==> flow/design.v <==
`timescale 1ns / 1ps
module register(clk,rst,en,d,q);
	parameter WIDTH = 16;
	input clk;
	input rst;
	input en;
	input [WIDTH-1:0] d;
	output reg [WIDTH-1:0] q;
always @(posedge clk) begin
	if(rst)
		q <= 0;
	else if(en)
		q <= d;
end
endmodule
`timescale 1ns / 1ps
module SignExtend(
	input [8:0] imm,
	output [15:0] sgnimm
    );
assign sgnimm = {{7{imm[8]}},imm};
endmodule
`timescale 1ns / 1ps
module multiplier(
	input [15:0] X,Y,
	output [31:0] SignedResult
   );
	wire [31:0] MR;
	wire [15:0] MX,MY;
	assign MX = X[15]?-X:X;
	assign MY = Y[15]?-Y:Y;
	assign MR = MX*MY;
	assign SignedResult = (X[15]^Y[15])?-MR:MR;
endmodule
`timescale 1ns / 1ps
module divider(
	input [31:0] X,
	input [15:0] Y,
	output [31:0] Q,
	output [15:0] R
	);
	wire [31:0] UQ;
	wire [15:0] UR;
	wire [31:0] MX;
	wire [15:0] MY;
	assign MX = X[31]?-X:X;
	assign MY = Y[15]?-Y:Y;
	assign UQ = (MY == 0) ? 32'hFFFFFFFF : MX/MY;
	assign Q = (X[31]^Y[15])?-UQ:UQ;
	assign UR = (MY == 0) ? MX[15:0] : MX%MY;
	assign R = X[31]?-UR:UR;
endmodule
`timescale 1ns / 1ps
module pow(
	input clk,rst,
	input start,
	output reg ready,
	input [15:0] base,expo,
	output [31:0] result,
	output reg Cflag,Oflag
    );
reg is_idle,is_idle_nxt;
reg [47:0] tmp_res,tmp_res_nxt,tmp_tmp;
reg [15:0] base_reg,base_nxt,expo_reg,expo_nxt;
assign result = tmp_res[31:0];
reg Oflag_nxt;
always @(posedge clk) begin
	if(rst) begin
		is_idle <= 1;
		tmp_res <= 0;
		base_reg <= 0;
		expo_reg <= 0;
		Oflag <= 0;
	end else begin
		is_idle <= is_idle_nxt;
		tmp_res <= tmp_res_nxt;
		base_reg <= base_nxt;
		expo_reg <= expo_nxt;
		Oflag <= Oflag_nxt;
	end
end
always @(*) begin
	is_idle_nxt = is_idle;
	base_nxt = base_reg;
	expo_nxt = expo_reg;
	Oflag_nxt = Oflag;
	tmp_res_nxt = tmp_res;
	Cflag = 0;
	ready = 0;
	tmp_tmp = 0;
	if(is_idle) begin
		ready = 0;
		if(start) begin
			is_idle_nxt = 0;
			base_nxt = base;
			expo_nxt = expo;
			tmp_res_nxt = 1;
			Oflag_nxt = 0;
		end
	end else begin  
		if(expo_reg == 0 || expo_reg[15]) begin
			if((expo_reg == 0 && base_reg == 0) || expo_reg[15])
				Cflag = 1; 
			ready=1;
			is_idle_nxt = 1;
		end else begin
			expo_nxt = expo_reg - 1;
			tmp_tmp = (tmp_res[47]?-tmp_res:tmp_res) * {32'b0,(base_reg[15]?-base_reg:base_reg)};
			tmp_res_nxt = (tmp_res[47] ^ base_reg[15])?-tmp_tmp:tmp_tmp;
			if((tmp_res_nxt&48'hFFFF80000000) != 0 && (tmp_res_nxt&48'hFFFF80000000) != 48'hFFFF80000000)
				Oflag_nxt = 1;
		end
	end
end
endmodule
`timescale 1ns / 1ps
module sqrt(
	input clk,rst,
	input start,
	output reg ready,
	input [31:0] initial_nr,
	output [15:0] result,
	output reg Cflag,Oflag
    );
reg [1:0] state_reg,state_nxt;
reg [63:0] operand,operand_nxt;
reg [15:0] res_tmp,res_tmp_nxt;
reg [7:0] cnt,cnt_nxt;
assign result = res_tmp;
always @(posedge clk) begin
	if(rst) begin
		state_reg <= 0;
		operand <= 0;
		res_tmp <= 0;
		cnt <= 0;
	end else begin
		state_reg <= state_nxt;
		operand <= operand_nxt;
		res_tmp <= res_tmp_nxt;
		cnt <= cnt_nxt;
	end
end
always @(*) begin
	state_nxt = state_reg;
	operand_nxt = operand;
	res_tmp_nxt = res_tmp;
	cnt_nxt = cnt;
	ready = 0;
	Cflag = 0;
	Oflag = 0;
	case(state_reg)
		0: begin
			if(start) begin
				state_nxt = 1;
				operand_nxt = {32'b0,initial_nr};
				res_tmp_nxt = 0;
				cnt_nxt = 16;
			end
		end
		1: begin
			operand_nxt = operand<<2;
			if(cnt == 0 || (cnt == 16 && operand[31])) begin
				if(operand[31])
					Cflag = 1;
				state_nxt = 0;
				Oflag = res_tmp[15];
				ready = 1;
			end else
				state_nxt = 2;
		end
		2: begin
			cnt_nxt = cnt - 1;
			if(operand[63:32] >= {14'b0,res_tmp,2'b01}) begin
				operand_nxt[63:32] = operand[63:32] - {14'b0,res_tmp,2'b01};
				res_tmp_nxt = {res_tmp[14:0],1'b1};
			end else begin
				res_tmp_nxt = {res_tmp[14:0],1'b0};
			end
			state_nxt = 1;
		end
	endcase
end
endmodule
`timescale 1ns / 1ps
module ALU(
	input clk,
	input rst,
	input [15:0] srcA,
	input [15:0] srcB,
	input [15:0] extra_X,
	output [15:0] res,
	output reg [15:0] extra_res,
	input [4:0] opsel,
	output reg ready,
	input Cflag,Oflag,
	output reg [3:0] flag_next
    );
reg [16:0] res_ext;
reg [16:0] shift_aid;
reg [15:0] shift_amount;
wire [16:0] sign_srcA;
assign res = res_ext[15:0];
wire [31:0] mul_result;
wire [31:0] div_result;
wire [15:0] mod_result;
assign sign_srcA = {16{srcA[15]}};
multiplier mul(srcA,srcB,mul_result);
divider    div({extra_X,srcA},srcB,div_result,mod_result);
wire pow_ready,pow_C,pow_O;
wire [31:0] pow_result;
pow p(.clk(clk), .rst(rst), 
	.start(opsel == 14),
	.ready(pow_ready),
	.base(srcA),.expo(srcB),
	.result(pow_result),
	.Cflag(pow_C),
	.Oflag(pow_O));
wire sqrt_ready,sqrt_C,sqrt_O;
wire [15:0] sqrt_result;
sqrt sq(.clk(clk), .rst(rst), 
	.start(opsel == 13),
	.ready(sqrt_ready),
	.initial_nr({extra_X,srcA}),
	.result(sqrt_result),
	.Cflag(sqrt_C),
	.Oflag(sqrt_O));
always @(*) begin
	extra_res = 0;
	res_ext = 0;
	ready = 1;
	flag_next[1] = Cflag;
	flag_next[0] = Oflag;
	flag_next[3] = 0;
	flag_next[2] = 0;
	shift_aid = 0;
	shift_amount = srcB;
	if(opsel[3] == 1)
		shift_amount = srcB & 16'h000f;
	case(opsel)
		0: res_ext = {1'b0,srcB};
		1: begin
			res_ext = srcA + srcB;
			flag_next[1] = res_ext[16];
			flag_next[0] = (srcA[15]&srcB[15]&(~res_ext[15]))|((~srcA[15])&(~srcB[15])&res_ext[15]);
			flag_next[3] = (res_ext == 0);
			flag_next[2] = res_ext[15];
		end
		2: begin
			res_ext = srcA - srcB;
			flag_next[1] = res_ext[16];
			flag_next[0] = (srcA[15]&(~srcB[15])&(~res_ext[15]))|((~srcA[15])&srcB[15]&res_ext[15]);
			flag_next[3] = (res_ext == 0);
			flag_next[2] = res_ext[15];
		end
		3: begin
			res_ext = srcA + 1;
			flag_next[1] = res_ext[16];
			flag_next[0] = (~srcA[15])&res_ext[15];
			flag_next[3] = (res_ext == 0);
			flag_next[2] = res_ext[15];
		end
		4: begin
			res_ext = srcA - 1;
			flag_next[1] = res_ext[16];
			flag_next[0] = srcA[15]&(~res_ext[15]);
			flag_next[3] = (res_ext == 0);
			flag_next[2] = res_ext[15];
		end
		8: begin
			res_ext = {1'b0, srcA & srcB};
			flag_next[3] = (res_ext == 0);
			flag_next[2] = res_ext[15];
		end
		9: begin
			res_ext = {1'b0, srcA | srcB};
			flag_next[3] = (res_ext == 0);
			flag_next[2] = res_ext[15];
		end
		10: begin
			res_ext = {1'b0, srcA ^ srcB};
			flag_next[3] = (res_ext == 0);
			flag_next[2] = res_ext[15];
		end
		11: begin
			res_ext = {1'b0, ~srcA};
			flag_next[3] = (res_ext == 0);
			flag_next[2] = res_ext[15];
		end
		12: begin
			res_ext = {1'b0,-srcA};
			flag_next[3] = (res_ext == 0);
			flag_next[2] = res_ext[15];
		end
		5: begin
			res_ext = {1'b0,mul_result[15:0]};
			extra_res = mul_result[31:16];
			flag_next[3] = (mul_result == 0);
			flag_next[2] = mul_result[31];
			flag_next[0] = (mul_result[31:15] == 0) || (mul_result[31:15] == 17'h1ffff);
			flag_next[1] = (mul_result[31:15] == 0) || (mul_result[31:15] == 17'h1ffff);
		end
		6: begin
			res_ext = {1'b0,div_result[15:0]};
			extra_res = div_result[31:16];
			flag_next[3] = (div_result == 0);
			flag_next[2] = div_result[31];
			flag_next[0] = ({extra_X,srcA} == 32'h80000000) && (srcB  == 16'hffff);
			flag_next[1] = (srcB == 0);
		end
		7: begin
			res_ext = {1'b0,mod_result};
			flag_next[3] = (mod_result == 0);
			flag_next[2] = mod_result[15];
			flag_next[0] = ({extra_X,srcA} == 32'h80000000) && (srcB  == 16'hffff);
			flag_next[1] = (srcB == 0);
		end
		14: begin
			ready = pow_ready;
			res_ext = {1'b0,pow_result[15:0]};
			extra_res = pow_result[31:16];
			flag_next[3] = (pow_result == 0);
			flag_next[2] = pow_result[31];
			flag_next[0] = pow_O;
			flag_next[1] = pow_C;
		end
		13: begin
			ready = sqrt_ready;
			res_ext = {1'b0,sqrt_result};
			flag_next[3] = (sqrt_result == 0);
			flag_next[2] = sqrt_result[15];
			flag_next[0] = sqrt_O;
			flag_next[1] = sqrt_C;
		end
		16, 24: begin
			shift_aid = ({srcA,1'b0}>>shift_amount);
			res_ext = shift_aid[16:1];
			flag_next[3] = (res_ext == 0);
			flag_next[2] = res_ext[15];
			flag_next[0] = (res_ext[15] != srcA[15]);
			flag_next[1] = shift_aid[0];
		end
		17, 25: begin
			shift_aid = ({1'b0,srcA}<<shift_amount);
			res_ext = shift_aid[15:0];
			flag_next[3] = (res_ext == 0);
			flag_next[2] = res_ext[15];
			flag_next[0] = (res_ext[15] != srcA[15]);
			flag_next[1] = shift_aid[16];
		end
		18, 26: begin
			shift_aid = ({srcA,1'b0}>>shift_amount) | (sign_srcA<<(16-shift_amount));
			res_ext = shift_aid[16:1];
			flag_next[3] = (res_ext == 0);
			flag_next[2] = res_ext[15];
			flag_next[0] = (res_ext[15] != srcA[15]);
			flag_next[1] = shift_aid[0];
		end
		19, 27: begin
			shift_aid = ({1'b0,srcA}<<shift_amount) | (sign_srcA>>(16-shift_amount));
			res_ext = shift_aid[15:0];
			flag_next[3] = (res_ext == 0);
			flag_next[2] = res_ext[15];
			flag_next[0] = (res_ext[15] != srcA[15]);
			flag_next[1] = shift_aid[16];
		end
		20, 28: begin
			res_ext = {1'b0,(srcA>>shift_amount)|(srcA<<(16-shift_amount))};
			flag_next[3] = (res_ext == 0);
			flag_next[2] = res_ext[15];
			flag_next[0] = (res_ext[15] != srcA[15]);
			flag_next[1] = res_ext[15];
		end
		21, 29: begin
			res_ext = {1'b0,(srcA<<shift_amount)|(srcA>>(16-shift_amount))};
			flag_next[3] = (res_ext == 0);
			flag_next[2] = res_ext[15];
			flag_next[0] = (res_ext[15] != srcA[15]);
			flag_next[1] = res_ext[0];
		end
		22, 30: begin
			res_ext = ({Cflag,srcA}>>shift_amount) | ({Cflag,srcA}<<(17-shift_amount));
			flag_next[1] = res_ext[16];
			flag_next[3] = (res_ext[15:0] == 0);
			flag_next[2] = res_ext[15];
			flag_next[0] = (res_ext[15] != srcA[15]);
		end
		23, 31: begin
			res_ext = ({Cflag,srcA}<<shift_amount) | ({Cflag,srcA}>>(17-shift_amount));
			flag_next[1] = res_ext[16];
			flag_next[3] = (res_ext[15:0] == 0);
			flag_next[2] = res_ext[15];
			flag_next[0] = (res_ext[15] != srcA[15]);
		end
	endcase
end
endmodule
`timescale 1ns / 1ps
module controlUnit(
	input [15:0] instr,
	output reg branch,
	output reg ret,
	output reg loadPC,
	output reg push,
	output reg op_stack,
	output reg [4:0] opsel,
	output reg [1:0] sel_srcA,
	output reg [1:0] sel_srcB,
	input ready,
	output reg [1:0] data_addr_sel,
	output reg wr_to_data_mem,
	output reg [1:0] mem_data_wr_sel,
	output reg reg_from_mem,
	output reg extra_write_X,
	output reg wr_X,
	output reg wr_Y,
	output reg wr_ACC,
	output reg save_flags,
	input [3:0] flags
);
always @(*) begin
	branch = 0;
	ret = 0;
	loadPC = ready;
	push = 0;
	op_stack = 0;
	opsel = 0;
	sel_srcA = 0;
	sel_srcB = 0;
	data_addr_sel = 0;
	wr_to_data_mem = 0;
	mem_data_wr_sel = 0;
	reg_from_mem = 0;
	extra_write_X = 0;
	wr_X = 0;
	wr_Y = 0;
	wr_ACC = 0;
	save_flags = 0;
	case(instr[15:10])
		0: begin   end
		1: begin
			if(instr[9]) begin  
				push = 1;
				op_stack = 1;
				data_addr_sel = 3;
				mem_data_wr_sel = instr[8:7];
				wr_to_data_mem = ready;
			end else begin  
				push = 0;
				op_stack = 1;
				data_addr_sel = 2;
				reg_from_mem = 1;
				if(instr[8:7] == 0)
					wr_X = ready;
				else if(instr[8:7] == 1)
					wr_Y = ready;
				else
					wr_ACC = ready;
			end
		end
		2: begin
			data_addr_sel = 1;
			reg_from_mem = 1;
			if(instr[9] == 0)
				wr_X = ready;
			else
				wr_Y = ready;
		end
		3: begin
			data_addr_sel = 1;
			if(instr[9] == 0)
				mem_data_wr_sel = 0;
			else
				mem_data_wr_sel = 1;
			wr_to_data_mem = ready;
		end
		4: begin
			data_addr_sel = 0;
			opsel = 1;
			sel_srcB = 3;
			reg_from_mem = 1;
			if(instr[9] == 0) begin
				wr_X = ready;
				sel_srcA = 1;
			end else begin
				wr_Y = ready;
				sel_srcA = 0;
			end
		end
		5: begin
			data_addr_sel = 0;
			opsel = 1;
			sel_srcB = 3;
			if(instr[9] == 0) begin
				mem_data_wr_sel = 0;
				sel_srcA = 1;
			end else begin
				mem_data_wr_sel = 1;
				sel_srcA = 0;
			end
			wr_to_data_mem = ready;
		end
		6: begin
			opsel = 0;
			sel_srcB = 3;
			reg_from_mem = 0;
			if(instr[9] == 0)
				wr_X = ready;
			else
				wr_Y = ready;
		end
		7: begin
			opsel = 0;
			reg_from_mem = 0;
			sel_srcB = instr[7:6];
			if(instr[9:8] == 2'b00) begin
				wr_X = ready;
			end else if (instr[9:8] == 2'b01) begin
				wr_Y = ready;
			end else begin
				wr_ACC = ready;
			end
		end
		8: begin
			opsel = 13;
			sel_srcA = 2;
			reg_from_mem = 0; wr_ACC = ready; save_flags = ready;
		end
		9: begin
			opsel = 14;
			sel_srcA = 2;
			sel_srcB = instr[9:8];
			wr_X = 1;
			extra_write_X = 1;
			reg_from_mem = 0; wr_ACC = ready; save_flags = ready;
		end
		16: branch = 1;
		17: branch = flags[3];
		18: branch = ~flags[3];
		19: branch = (flags[2] != flags[0]);
		20: branch = ((flags[3]==0) && (flags[0] == flags[2]));
		21: branch = ((flags[3]==1) || (flags[0] != flags[2]));
		22: branch = (flags[2] == flags[0]);
		23: branch = flags[1];
		24: branch = flags[0];
		30: begin
			push = 1;
			op_stack = 1;
			data_addr_sel = 3;
			mem_data_wr_sel = 3;
			wr_to_data_mem = ready;
			branch = 1;
		end
		31: begin
			push = 0;
			op_stack = 1;
			data_addr_sel = 2;
			ret = 1;
		end
		32: begin
			opsel = 1;
			if(instr[9] == 0)
				sel_srcA = 0;
			else
				sel_srcA = 1;
			sel_srcB = 3;
			reg_from_mem = 0; wr_ACC = ready; save_flags = ready;
		end
		33: begin
			opsel = 1;
			sel_srcA = 2;
			sel_srcB = 3;
			reg_from_mem = 0; wr_ACC = ready; save_flags = ready;
		end
		34: begin
			opsel = 1;
			sel_srcA = instr[9:8];
			sel_srcB = instr[7:6];
			reg_from_mem = 0; wr_ACC = ready; save_flags = ready;
		end
		36: begin
			opsel = 	2;
			if(instr[9] == 0)
				sel_srcA = 0;
			else
				sel_srcA = 1;
			sel_srcB = 3;
			reg_from_mem = 0; wr_ACC = ready; save_flags = ready;
		end
		37: begin
			opsel = 2;
			sel_srcA = 2;
			sel_srcB = 3;
			reg_from_mem = 0; wr_ACC = ready; save_flags = ready;
		end
		38: begin
			opsel = 2;
			sel_srcA = instr[9:8];
			sel_srcB = instr[7:6];
			reg_from_mem = 0; wr_ACC = ready; save_flags = ready;
		end
		40: begin  
			opsel = {1'b1,instr[4] | instr[1] | instr[0],instr[9:7]};
			sel_srcA = instr[6:5];
			if(instr[4]==1) begin
				sel_srcB = 3;
			end else begin
				sel_srcB = instr[3:2];
			end
			reg_from_mem = 0; wr_ACC = ready; save_flags = ready;
		end
		42: begin
			opsel = 3;
			sel_srcA = instr[9:8];
			if(instr[9:8] == 2'b00)
				wr_X = ready;
			else if(instr[9:8] == 2'b01)
				wr_Y = ready;
			else
				wr_ACC = ready;
			reg_from_mem = 0;
			save_flags = ready;
		end
		43: begin
			opsel = 4;
			sel_srcA = instr[9:8];
			if(instr[9:8] == 2'b00)
				wr_X = ready;
			else if(instr[9:8] == 2'b01)
				wr_Y = ready;
			else
				wr_ACC = ready;
			reg_from_mem = 0;
			save_flags = ready;
		end
		44: begin
			opsel = 5;
			sel_srcA = instr[9:8];
			sel_srcB = instr[7:6];
			wr_X = 1;
			extra_write_X = 1;
			reg_from_mem = 0; wr_ACC = ready; save_flags = ready;
		end
		45: begin
			opsel = 5;
			sel_srcA = 2;  sel_srcB = 3;
			wr_X = 1;
			extra_write_X = 1;
			reg_from_mem = 0; wr_ACC = ready; save_flags = ready;
		end
		46: begin
			opsel = 6;
			sel_srcA = instr[9:8];
			sel_srcB = instr[7:6];
			wr_X = 1;
			extra_write_X = 1;
			reg_from_mem = 0; wr_ACC = ready; save_flags = ready;
		end
		47: begin
			opsel = 6;
			sel_srcA = 2;  sel_srcB = 3;
			wr_X = 1;
			extra_write_X = 1;
			reg_from_mem = 0; wr_ACC = ready; save_flags = ready;
		end
		48: begin
			opsel = 7;
			sel_srcA = instr[9:8];
			sel_srcB = instr[7:6];
			reg_from_mem = 0; wr_ACC = ready; save_flags = ready;
		end
		49: begin
			opsel = 7;
			sel_srcA = 2;  sel_srcB = 3;
			reg_from_mem = 0; wr_ACC = ready; save_flags = ready;
		end
		50: begin
			opsel = 8;
			sel_srcA = instr[9:8];
			sel_srcB = instr[7:6];
			reg_from_mem = 0; wr_ACC = ready; save_flags = ready;
		end
		51: begin
			opsel = 8;
			sel_srcA = 2;  sel_srcB = 3;
			reg_from_mem = 0; wr_ACC = ready; save_flags = ready;
		end
		52: begin
			opsel = 9;
			sel_srcA = instr[9:8];
			sel_srcB = instr[7:6];
			reg_from_mem = 0; wr_ACC = ready; save_flags = ready;
		end
		53: begin
			opsel = 9;
			sel_srcA = 2;  sel_srcB = 3;
			reg_from_mem = 0; wr_ACC = ready; save_flags = ready;
		end
		54: begin
			opsel = 10;
			sel_srcA = instr[9:8];
			sel_srcB = instr[7:6];
			reg_from_mem = 0; wr_ACC = ready; save_flags = ready;
		end
		55: begin
			opsel = 10;
			sel_srcA = 2;  sel_srcB = 3;
			reg_from_mem = 0; wr_ACC = ready; save_flags = ready;
		end
		56: begin
			opsel = 11;
			sel_srcA = instr[9:8];
			reg_from_mem = 0; wr_ACC = ready; save_flags = ready;
		end
		57: begin
			opsel = 12;
			sel_srcA = instr[9:8];
			reg_from_mem = 0; wr_ACC = ready; save_flags = ready;
		end
		58: begin
			opsel = 	2;
			if(instr[9] == 0)
				sel_srcA = 0;
			else
				sel_srcA = 1;
			sel_srcB = 3;
			reg_from_mem = 0; wr_ACC = 0; save_flags = ready;
		end
		59: begin
			opsel = 2;
			sel_srcA = 2;
			sel_srcB = 3;
			reg_from_mem = 0; wr_ACC = 0; save_flags = ready;
		end
		60: begin
			opsel = 2;
			sel_srcA = instr[9:8];
			sel_srcB = instr[7:6];
			reg_from_mem = 0; wr_ACC = 0; save_flags = ready;
		end
		61: begin
			opsel = 	8;
			if(instr[9] == 0)
				sel_srcA = 0;
			else
				sel_srcA = 1;
			sel_srcB = 3;
			reg_from_mem = 0; wr_ACC = 0; save_flags = ready;
		end
		62: begin
			opsel = 8;
			sel_srcA = 2;
			sel_srcB = 3;
			reg_from_mem = 0; wr_ACC = 0; save_flags = ready;
		end
		63: begin
			opsel = 8;
			sel_srcA = instr[9:8];
			sel_srcB = instr[7:6];
			reg_from_mem = 0; wr_ACC = 0; save_flags = ready;
		end
	endcase
end
endmodule
`timescale 1ns / 1ps
module cpu(
	input clk,rst,
	output [9:0] instr_Addr,
	input [15:0] instr,
	output reg [8:0] data_Addr,
	output reg [15:0] write_data,
	input [15:0] read_data,
	output write_enable
    );
wire [15:0] sign_Imm;
wire [8:0] immediate;
assign immediate = instr[8:0];
SignExtend sgex(
	.imm(immediate),
	.sgnimm(sign_Imm)
);
wire [3:0] flag_reg,flag_next;
wire save_flags;
register #(4) FlagReg(clk,rst,save_flags,flag_next,flag_reg);
reg [15:0] srcA,srcB;
wire [15:0] res,extra_res;
reg [8:0] SP_next;
wire [8:0] SP_reg;
wire branch,ret,loadPC,reg_from_mem;
wire push,op_stack,wr_X,wr_Y,wr_ACC,extra_write_X;
wire [1:0] sel_srcA,sel_srcB,data_addr_sel,mem_data_wr_sel;
wire [4:0] opsel;
wire ready;
controlUnit cu(
	.instr(instr),
	.branch(branch),
	.ret(ret),
	.loadPC(loadPC),
	.push(push),
	.op_stack(op_stack),
	.opsel(opsel),
	.sel_srcA(sel_srcA),
	.sel_srcB(sel_srcB),
	.ready(ready),
	.data_addr_sel(data_addr_sel),
	.wr_to_data_mem(write_enable),
	.mem_data_wr_sel(mem_data_wr_sel),
	.reg_from_mem(reg_from_mem),
	.extra_write_X(extra_write_X),
	.wr_X(wr_X),
	.wr_Y(wr_Y),
	.wr_ACC(wr_ACC),
	.save_flags(save_flags),
	.flags(flag_reg)
);
wire [15:0] X_reg,Y_reg,ACC_reg;
reg [15:0] reg_next;
register X  (clk,rst,wr_X, extra_write_X?extra_res:reg_next  ,X_reg);
register Y  (clk,rst,wr_Y,reg_next,Y_reg);
register ACC(clk,rst,wr_ACC,reg_next,ACC_reg);
always @(*) begin
	if(reg_from_mem)
		reg_next = read_data;
	else
		reg_next = res;
end
wire [9:0] PC_reg,PC_reg_plus_1;
reg [9:0] PC_next;
wire [9:0] PC_branch;
assign PC_reg_plus_1 = PC_reg + 1;
register #(10) PC(clk,rst,loadPC,PC_next,PC_reg);
assign instr_Addr = PC_reg;
assign PC_branch = instr[9:0];
always @(*) begin
	PC_next = PC_reg_plus_1;
	if(ret)
		PC_next = read_data[9:0];
	else if(branch)
		PC_next = PC_branch;
end
ALU alu(
	.clk(clk),.rst(rst),
	.srcA(srcA),
	.srcB(srcB),
	.extra_X(X_reg),
	.res(res),
	.extra_res(extra_res),
	.opsel(opsel),
	.ready(ready),
	.Cflag(flag_reg[1]),
	.Oflag(flag_reg[0]),
	.flag_next(flag_next)
);
always @(*) begin
	case(sel_srcA)
		0: srcA = X_reg;
		1: srcA = Y_reg;
		2: srcA = ACC_reg;
		3: srcA = sign_Imm;
	endcase
	case(sel_srcB)
		0: srcB = X_reg;
		1: srcB = Y_reg;
		2: srcB = ACC_reg;
		3: srcB = sign_Imm;
	endcase
end
always @(*) begin
	case(mem_data_wr_sel)
		0: write_data = X_reg;
		1: write_data = Y_reg;
		2: write_data = ACC_reg;
		3: write_data = {6'b0,PC_reg_plus_1};
	endcase
	if(push)
		SP_next = SP_reg - 1;
	else
		SP_next = SP_reg + 1;
	case(data_addr_sel)
		0: data_Addr = res[8:0];
		1: data_Addr = instr[8:0];
		2: data_Addr = SP_reg;
		3: data_Addr = SP_next;
	endcase
end
register #(9) SP (clk,rst,op_stack,SP_next,SP_reg);
endmodule
Reports on cpu
The steps from the RTL of cpu to its reports follow in flow order.
Lines are those of the file above, counted from 1.
Library cell names are shortened.
Not given: --
- top module: cpu
- clock: clk
- standard-cell library: sky130hd
- library corner: tt_025C_1v80

Elaborated design
Counts by Yosys on the flattened word-level netlist (proc, flatten, opt, wreduce; memories kept). Register bits leave out memories and registers merged into their read ports (data or address). Print and check cells are left out.
- noted $add $sub $neg: 21
- multiply operators at 2
- divide/modulo/power cells: 2
- noted magnitude comparators: 1
- equality and inequality tests at 116
- shifts and indexed selects: 12
- noted muxes and demuxes: 102
- bitwise logic cells: 33
- noted reduce/logical cells: 94
- operators with widths (kind ; count):
    multiplier 48 x 16 -> 48 bit ; 1
    multiplier 16 x 16 -> 32 bit ; 1
    divider 32 x 16 -> 32 bit ; 1
    remainder unit 32 x 16 -> 32 bit ; 1
    case mux 16 bit (select 23 bit) ; 1
    zero test 16 bit ; 19
    two-way mux 48 bit ; 5
    two-way mux 16 bit ; 12
    case mux 16 bit (select 4 bit) ; 3
    == test 6 bit with constant B ; 29
    two-way mux 32 bit ; 5
    negation 32 bit ; 3
    zero test 32 bit ; 3
    negation 48 bit ; 2
    case mux 32 bit (select 3 bit) ; 1
    zero test 17 bit ; 5
    == test 5 bit with constant B ; 16
    case mux 5 bit (select 15 bit) ; 1
    OR 17 bit ; 4
    == test 6 x 5 -> 1 bit with constant B ; 11
    negation 16 bit ; 4
    case mux 32 bit (select 2 bit) ; 1
    two-way mux 64 bit ; 1
    OR 16 bit ; 3
    nonzero test 48 bit ; 1
    case mux 16 bit (select 3 bit) ; 1
    case mux 1 bit (select 22 bit) ; 2
    two-way mux 1 bit ; 43
Not listed: further kinds 84, cells in them 203.
- flip-flop bits (word level): 243
- bits of input ports at 34
- word-level cells: 400

Depth
Depth = most cells in a row (Yosys ltp): at word level without a register or memory, in the mapped netlist without a sequential cell, where the memories' decode and read muxes count.
- noted depth after elaboration: 14
- ABC_AREA at 1
- mapped depth: 722

After synthesis
The flow's flattened synthesis, as Yosys stat reports it; memories are mapped. The netlist is that of the ABC_AREA named above (0 if unset); the other value can give another one.
Totals and module areas in this step are rounded.
- cells by type (type ; count):
    fa_1 ; 726
    nand2_1 ; 2693
    ha_1 ; 671
    inv_1 ; 2027
    dfxtp_1 ; 244
    nor2_1 ; 1171
    o21ai_0 ; 770
    xor2_1 ; 430
    a21oi_1 ; 592
    nand3_1 ; 553
    xnor2_1 ; 179
    nand4_1 ; 186
    clkbuf_1 ; 285
    nand3_2 ; 90
    nand2_2 ; 135
    nor3_1 ; 162
    o21bai_1 ; 108
    o22ai_1 ; 86
Other cell types: 81; their cells: 1086.
- mapped cells: 12194
- noted mapped area: 79000 sq um
- sequential area at 4900 sq um
- flip-flop cells: 244
- buffers: 412

Worst setup path after synthesis
Source: OpenSTA report_checks on the synthesized netlist (no wires, ideal clock, input and output delay 20% of the period each), path of least setup slack; recovery checks are left aside. Register names are those of the netlist, which keeps one name where synthesis merged equal registers.
- kind: in2out
- from: in instr[11]
- to: out data_Addr[4]
- period: 165000 ps
- external output delay: 33000 ps
- noted launch time at the first pin: 33000 ps
- arrival time: 124044 ps
- noted required time: 132000 ps
- path slack at 7956 ps
- delay of the path: 91044 ps
- driving pins on the path: 679
- buffers on the path at 53
- noted synthesis period reached: 157044 ps
"delay of the path" = arrival - input delay + setup time.
A path that ends at an output port has no setup time.
"driving pins on the path": output pins that drive a net of the path, with the launching flip-flop's if there is one; two outputs of one cell count as two.
"synthesis period reached" is the clock period less the worst setup slack; recovery checks do not enter. This is arithmetic on one report: input and output delays are still those of the set period (20% each).
Between the ends stands the longest chain of elaborated cells between them, by number of cells; it is not shown to be the way that was timed. Of several equally long chains one is given.
A line is the first line of the expression or statement that the cell stems from. Yosys adds cells for indexed reads and writes and turns some case tables into memories.
- cell sequence: nor2_1 -> nand3_2 -> nand2_1 -> nor2_1 -> nand2_2 -> nor2_1 -> nor2_1 -> nor2_1 -> buf_2 -> buf_6 -> nand3_1 -> nand3_1 -> nor2_1 -> clkbuf_1 -> clkbuf_1 -> ha_1 -> nand2_1 -> nor2_1 -> (+643 left out) -> nand2_1 -> o311ai_0 -> a21oi_1 -> nand3_2 -> nor2_8 -> buf_8 -> nand3_2 -> inv_2 -> ha_1 -> inv_1 -> nor3_1 -> inv_1 -> nand2_1 -> xor2_1 -> or2_2 -> nand3_1 -> nand2_1 -> o2111ai_1
- cells in the longest elaborated chain at 13
- elaborated cells on any way between the ends: 165
- classes of those cells: 12 x add/sub; 1 x mul; 2 x div; 79 x eq/ne; 12 x shift; 19 x mux; 12 x logic; 28 x reduce/logical
- RTL lines, path post-synthesis (element ; line ; text):
    start, declared ; 768 ; input [15:0] instr,
    == test 6 bit ; 438 ; case(instr[15:10])
    OR reduction 14 bit ; -- ;
    case mux 2 bit (select 5 bit) ; 438 ;
    == test 2 bit ; 854 ; case(sel_srcA)
    case mux 16 bit (select 4 bit) ; 854 ;
    negation 32 bit ; 46 ; assign MX = X[31]?-X:X;
    two-way mux 32 bit ; 46 ;
    remainder unit 32 x 16 -> 32 bit ; 50 ; assign UR = (MY == 0) ? MX[15:0] : MX%MY;
    two-way mux 16 bit ; 50 ;
    negation 16 bit ; 51 ; assign R = X[31]?-UR:UR;
    two-way mux 16 bit ; 51 ;
    case mux 16 bit (select 23 bit) ; 239 ; case(opsel)
    case mux 9 bit (select 4 bit) ; 878 ; case(data_addr_sel)
    end, declared ; 769 ; output reg [8:0] data_Addr,

Timing after layout
From the final timing report of entry B: the path of least setup slack in the routed layout; clock arrival at registers is part of the times.
The path's times are printed in steps of 10 ps; the period is the one set.
- kind: in2out
- from: in instr[15]
- to: out data_Addr[4]
- period: 249000 ps
- external output delay: 49800 ps
- noted launch time at the first pin: 49800 ps
- arrival time: 158290 ps
- noted required time: 199200 ps
- path slack at 40910 ps
- driving pins on the path: 640
- buffers on the path at 8
Between the ends stands the longest chain of elaborated cells between them, by number of cells; it is not shown to be the way that was timed. Of several equally long chains one is given.
- cell sequence: clkdlybuf4s50_1 -> inv_1 -> nor2_2 -> inv_1 -> nor2_2 -> o21ai_1 -> o21ai_0 -> inv_2 -> nand3_4 -> inv_8 -> o21ai_0 -> nand3_1 -> nand2_4 -> buf_4 -> clkinv_1 -> ha_1 -> nand3b_1 -> nand2_4 -> (+604 left out) -> nand2_1 -> o311ai_0 -> a21oi_1 -> nand3_2 -> nor2_8 -> nand3_2 -> inv_2 -> ha_1 -> inv_1 -> nor3_1 -> inv_1 -> nand2_1 -> xor2_1 -> or2_2 -> nand3_1 -> nand2_1 -> o2111ai_1 -> clkdlybuf4s50_1
- cells in the longest elaborated chain at 13
- elaborated cells on any way between the ends: 165
- classes of those cells: 12 x add/sub; 1 x mul; 2 x div; 79 x eq/ne; 12 x shift; 19 x mux; 12 x logic; 28 x reduce/logical
- RTL lines, path after layout (element ; line ; text):
    start, declared ; 768 ; input [15:0] instr,
    == test 6 bit ; 438 ; case(instr[15:10])
    OR reduction 14 bit ; -- ;
    case mux 2 bit (select 5 bit) ; 438 ;
    == test 2 bit ; 854 ; case(sel_srcA)
    case mux 16 bit (select 4 bit) ; 854 ;
    negation 32 bit ; 46 ; assign MX = X[31]?-X:X;
    two-way mux 32 bit ; 46 ;
    remainder unit 32 x 16 -> 32 bit ; 50 ; assign UR = (MY == 0) ? MX[15:0] : MX%MY;
    two-way mux 16 bit ; 50 ;
    negation 16 bit ; 51 ; assign R = X[31]?-UR:UR;
    two-way mux 16 bit ; 51 ;
    case mux 16 bit (select 23 bit) ; 239 ; case(opsel)
    case mux 9 bit (select 4 bit) ; 878 ; case(data_addr_sel)
    end, declared ; 769 ; output reg [8:0] data_Addr,

--- measured runs ---
Top module cpu; platform sky130hd; tools Yosys and OpenROAD; 4 stored runs in no particular order. Input and output delays are each 20% of the period that was set; the output load is 0.01 pF.
"period reached": clock period set for the run, less the worst setup slack. It is reckoned from that one timing run; input and output delays stay at 20% of the period that was set.
"time on the worst setup path": the worst setup path's part of the clock period (all of it between registers, 20% less for each end at a port) less its slack. A launch clock that arrives late makes it longer, a capture clock that arrives late makes it shorter.
"time on the worst setup path" is given in steps of 10 ps.
Results are given in rounded form.

Entry A

==> flow/run.sh <==
#!/bin/bash
# the make line also repeats the synthesis and layout settings of config.mk as NAME=value (left out here)
make -C /OpenROAD-flow-scripts/flow DESIGN_CONFIG=/design/flow/config.mk WORK_HOME=/design/flow/orfs CLKGATE_MAP_FILE= finish
==> flow/config.mk <==
export PLATFORM = sky130hd
export DESIGN_NAME = cpu
export DESIGN_NICKNAME = cpu
export VERILOG_FILES = /design/flow/design.v
export SDC_FILE = /design/flow/constraint.sdc
export NUM_CORES = 4
export LEC_CHECK = 0
export ABC_AREA = 1
export CAP_MARGIN = 20
export CELL_PAD_IN_SITES_GLOBAL_PLACEMENT = 3
export CORE_ASPECT_RATIO = 0.96
export CORE_MARGIN = 6
export CORE_UTILIZATION = 53
export CTS_CLUSTER_DIAMETER = 366
export GPL_TIMING_DRIVEN = 1
export HOLD_SLACK_MARGIN = 0.16
export SLEW_MARGIN = 25
==> flow/constraint.sdc <==
create_clock -name core_clock -period 162.0 [get_ports {clk}]
set_input_delay 32.4000 -clock core_clock [delete_from_list [all_inputs] [get_ports {clk}]]
set_output_delay 32.4000 -clock core_clock [all_outputs]
set_load 0.01 [all_outputs]

Entry A: no final report: placement broke off with GPL-0301.

Entry B

==> flow/run.sh <==
#!/bin/bash
# the make line also repeats the synthesis and layout settings of config.mk as NAME=value (left out here)
make -C /OpenROAD-flow-scripts/flow DESIGN_CONFIG=/design/flow/config.mk WORK_HOME=/design/flow/orfs CLKGATE_MAP_FILE= finish
==> flow/config.mk <==
export PLATFORM = sky130hd
export DESIGN_NAME = cpu
export DESIGN_NICKNAME = cpu
export VERILOG_FILES = /design/flow/design.v
export SDC_FILE = /design/flow/constraint.sdc
export NUM_CORES = 4
export LEC_CHECK = 0
export ABC_AREA = 1
export CAP_MARGIN = 20
export CELL_PAD_IN_SITES_GLOBAL_PLACEMENT = 3
export CORE_MARGIN = 2
export CORE_UTILIZATION = 18
export CTS_CLUSTER_SIZE = 51
export GPL_TIMING_DRIVEN = 1
export PLACE_DENSITY_LB_ADDON = 0.08
export SETUP_SLACK_MARGIN = 5.0
export SLEW_MARGIN = 20
==> flow/constraint.sdc <==
create_clock -name core_clock -period 249.0 [get_ports {clk}]
set_input_delay 49.8000 -clock core_clock [delete_from_list [all_inputs] [get_ports {clk}]]
set_output_delay 49.8000 -clock core_clock [all_outputs]
set_load 0.01 [all_outputs]

Measured in entry B:
- noted the post-layout utilization: 20 %
- noted the standard-cell area of the final layout: 89000 sq um
- noted the total negative slack on setup checks: 0 ps
- worst setup slack after layout: 41000 ps
- worst hold slack: 460 ps
- time on the worst setup path: 108490 ps
- type of the worst setup path: in2out
- die area at 450000 sq um
- period reached: 208087 ps
- synthesis area at 79000 sq um

Entry C

==> flow/run.sh <==
#!/bin/bash
# the make line also repeats the synthesis and layout settings of config.mk as NAME=value (left out here)
make -C /OpenROAD-flow-scripts/flow DESIGN_CONFIG=/design/flow/config.mk WORK_HOME=/design/flow/orfs CLKGATE_MAP_FILE= finish
==> flow/config.mk <==
export PLATFORM = sky130hd
export DESIGN_NAME = cpu
export DESIGN_NICKNAME = cpu
export VERILOG_FILES = /design/flow/design.v
export SDC_FILE = /design/flow/constraint.sdc
export NUM_CORES = 4
export LEC_CHECK = 0
export CAP_MARGIN = 20
export CORE_ASPECT_RATIO = 0.96
export CORE_MARGIN = 2
export CORE_UTILIZATION = 53
export CTS_CLUSTER_DIAMETER = 366
export GPL_TIMING_DRIVEN = 1
export SLEW_MARGIN = 25
==> flow/constraint.sdc <==
create_clock -name core_clock -period 289.0 [get_ports {clk}]
set_input_delay 57.8000 -clock core_clock [delete_from_list [all_inputs] [get_ports {clk}]]
set_output_delay 57.8000 -clock core_clock [all_outputs]
set_load 0.01 [all_outputs]

Measured in entry C:
- noted the post-layout utilization: 57 %
- noted the standard-cell area of the final layout: 82000 sq um
- noted the total negative slack on setup checks: 0 ps
- worst setup slack after layout: 47000 ps
- worst hold slack: 460 ps
- time on the worst setup path: 125910 ps
- type of the worst setup path: in2out
- die area at 150000 sq um
- period reached: 241509 ps
- synthesis area at 77000 sq um

Entry D

==> flow/run.sh <==
#!/bin/bash
# the make line also repeats the synthesis and layout settings of config.mk as NAME=value (left out here)
make -C /OpenROAD-flow-scripts/flow DESIGN_CONFIG=/design/flow/config.mk WORK_HOME=/design/flow/orfs CLKGATE_MAP_FILE= finish
==> flow/config.mk <==
export PLATFORM = sky130hd
export DESIGN_NAME = cpu
export DESIGN_NICKNAME = cpu
export VERILOG_FILES = /design/flow/design.v
export SDC_FILE = /design/flow/constraint.sdc
export NUM_CORES = 4
export LEC_CHECK = 0
export ABC_AREA = 1
export CAP_MARGIN = 20
export CORE_ASPECT_RATIO = 0.58
export CORE_MARGIN = 5
export CORE_UTILIZATION = 33
export PLACE_DENSITY_LB_ADDON = 0.12
export SETUP_SLACK_MARGIN = 5.0
export SLEW_MARGIN = 20
export TNS_END_PERCENT = 65
==> flow/constraint.sdc <==
create_clock -name core_clock -period 149.0 [get_ports {clk}]
set_input_delay 29.8000 -clock core_clock [delete_from_list [all_inputs] [get_ports {clk}]]
set_output_delay 29.8000 -clock core_clock [all_outputs]
set_load 0.01 [all_outputs]

Measured in entry D:
- noted the post-layout utilization: 38 %
- noted the standard-cell area of the final layout: 92000 sq um
- noted the total negative slack on setup checks: 0 ps
- worst setup slack after layout: 9500 ps
- worst hold slack: 460 ps
- time on the worst setup path: 79860 ps
- type of the worst setup path: in2out
- die area at 250000 sq um
- period reached: 139456 ps
- synthesis area at 79000 sq um
--- end ---
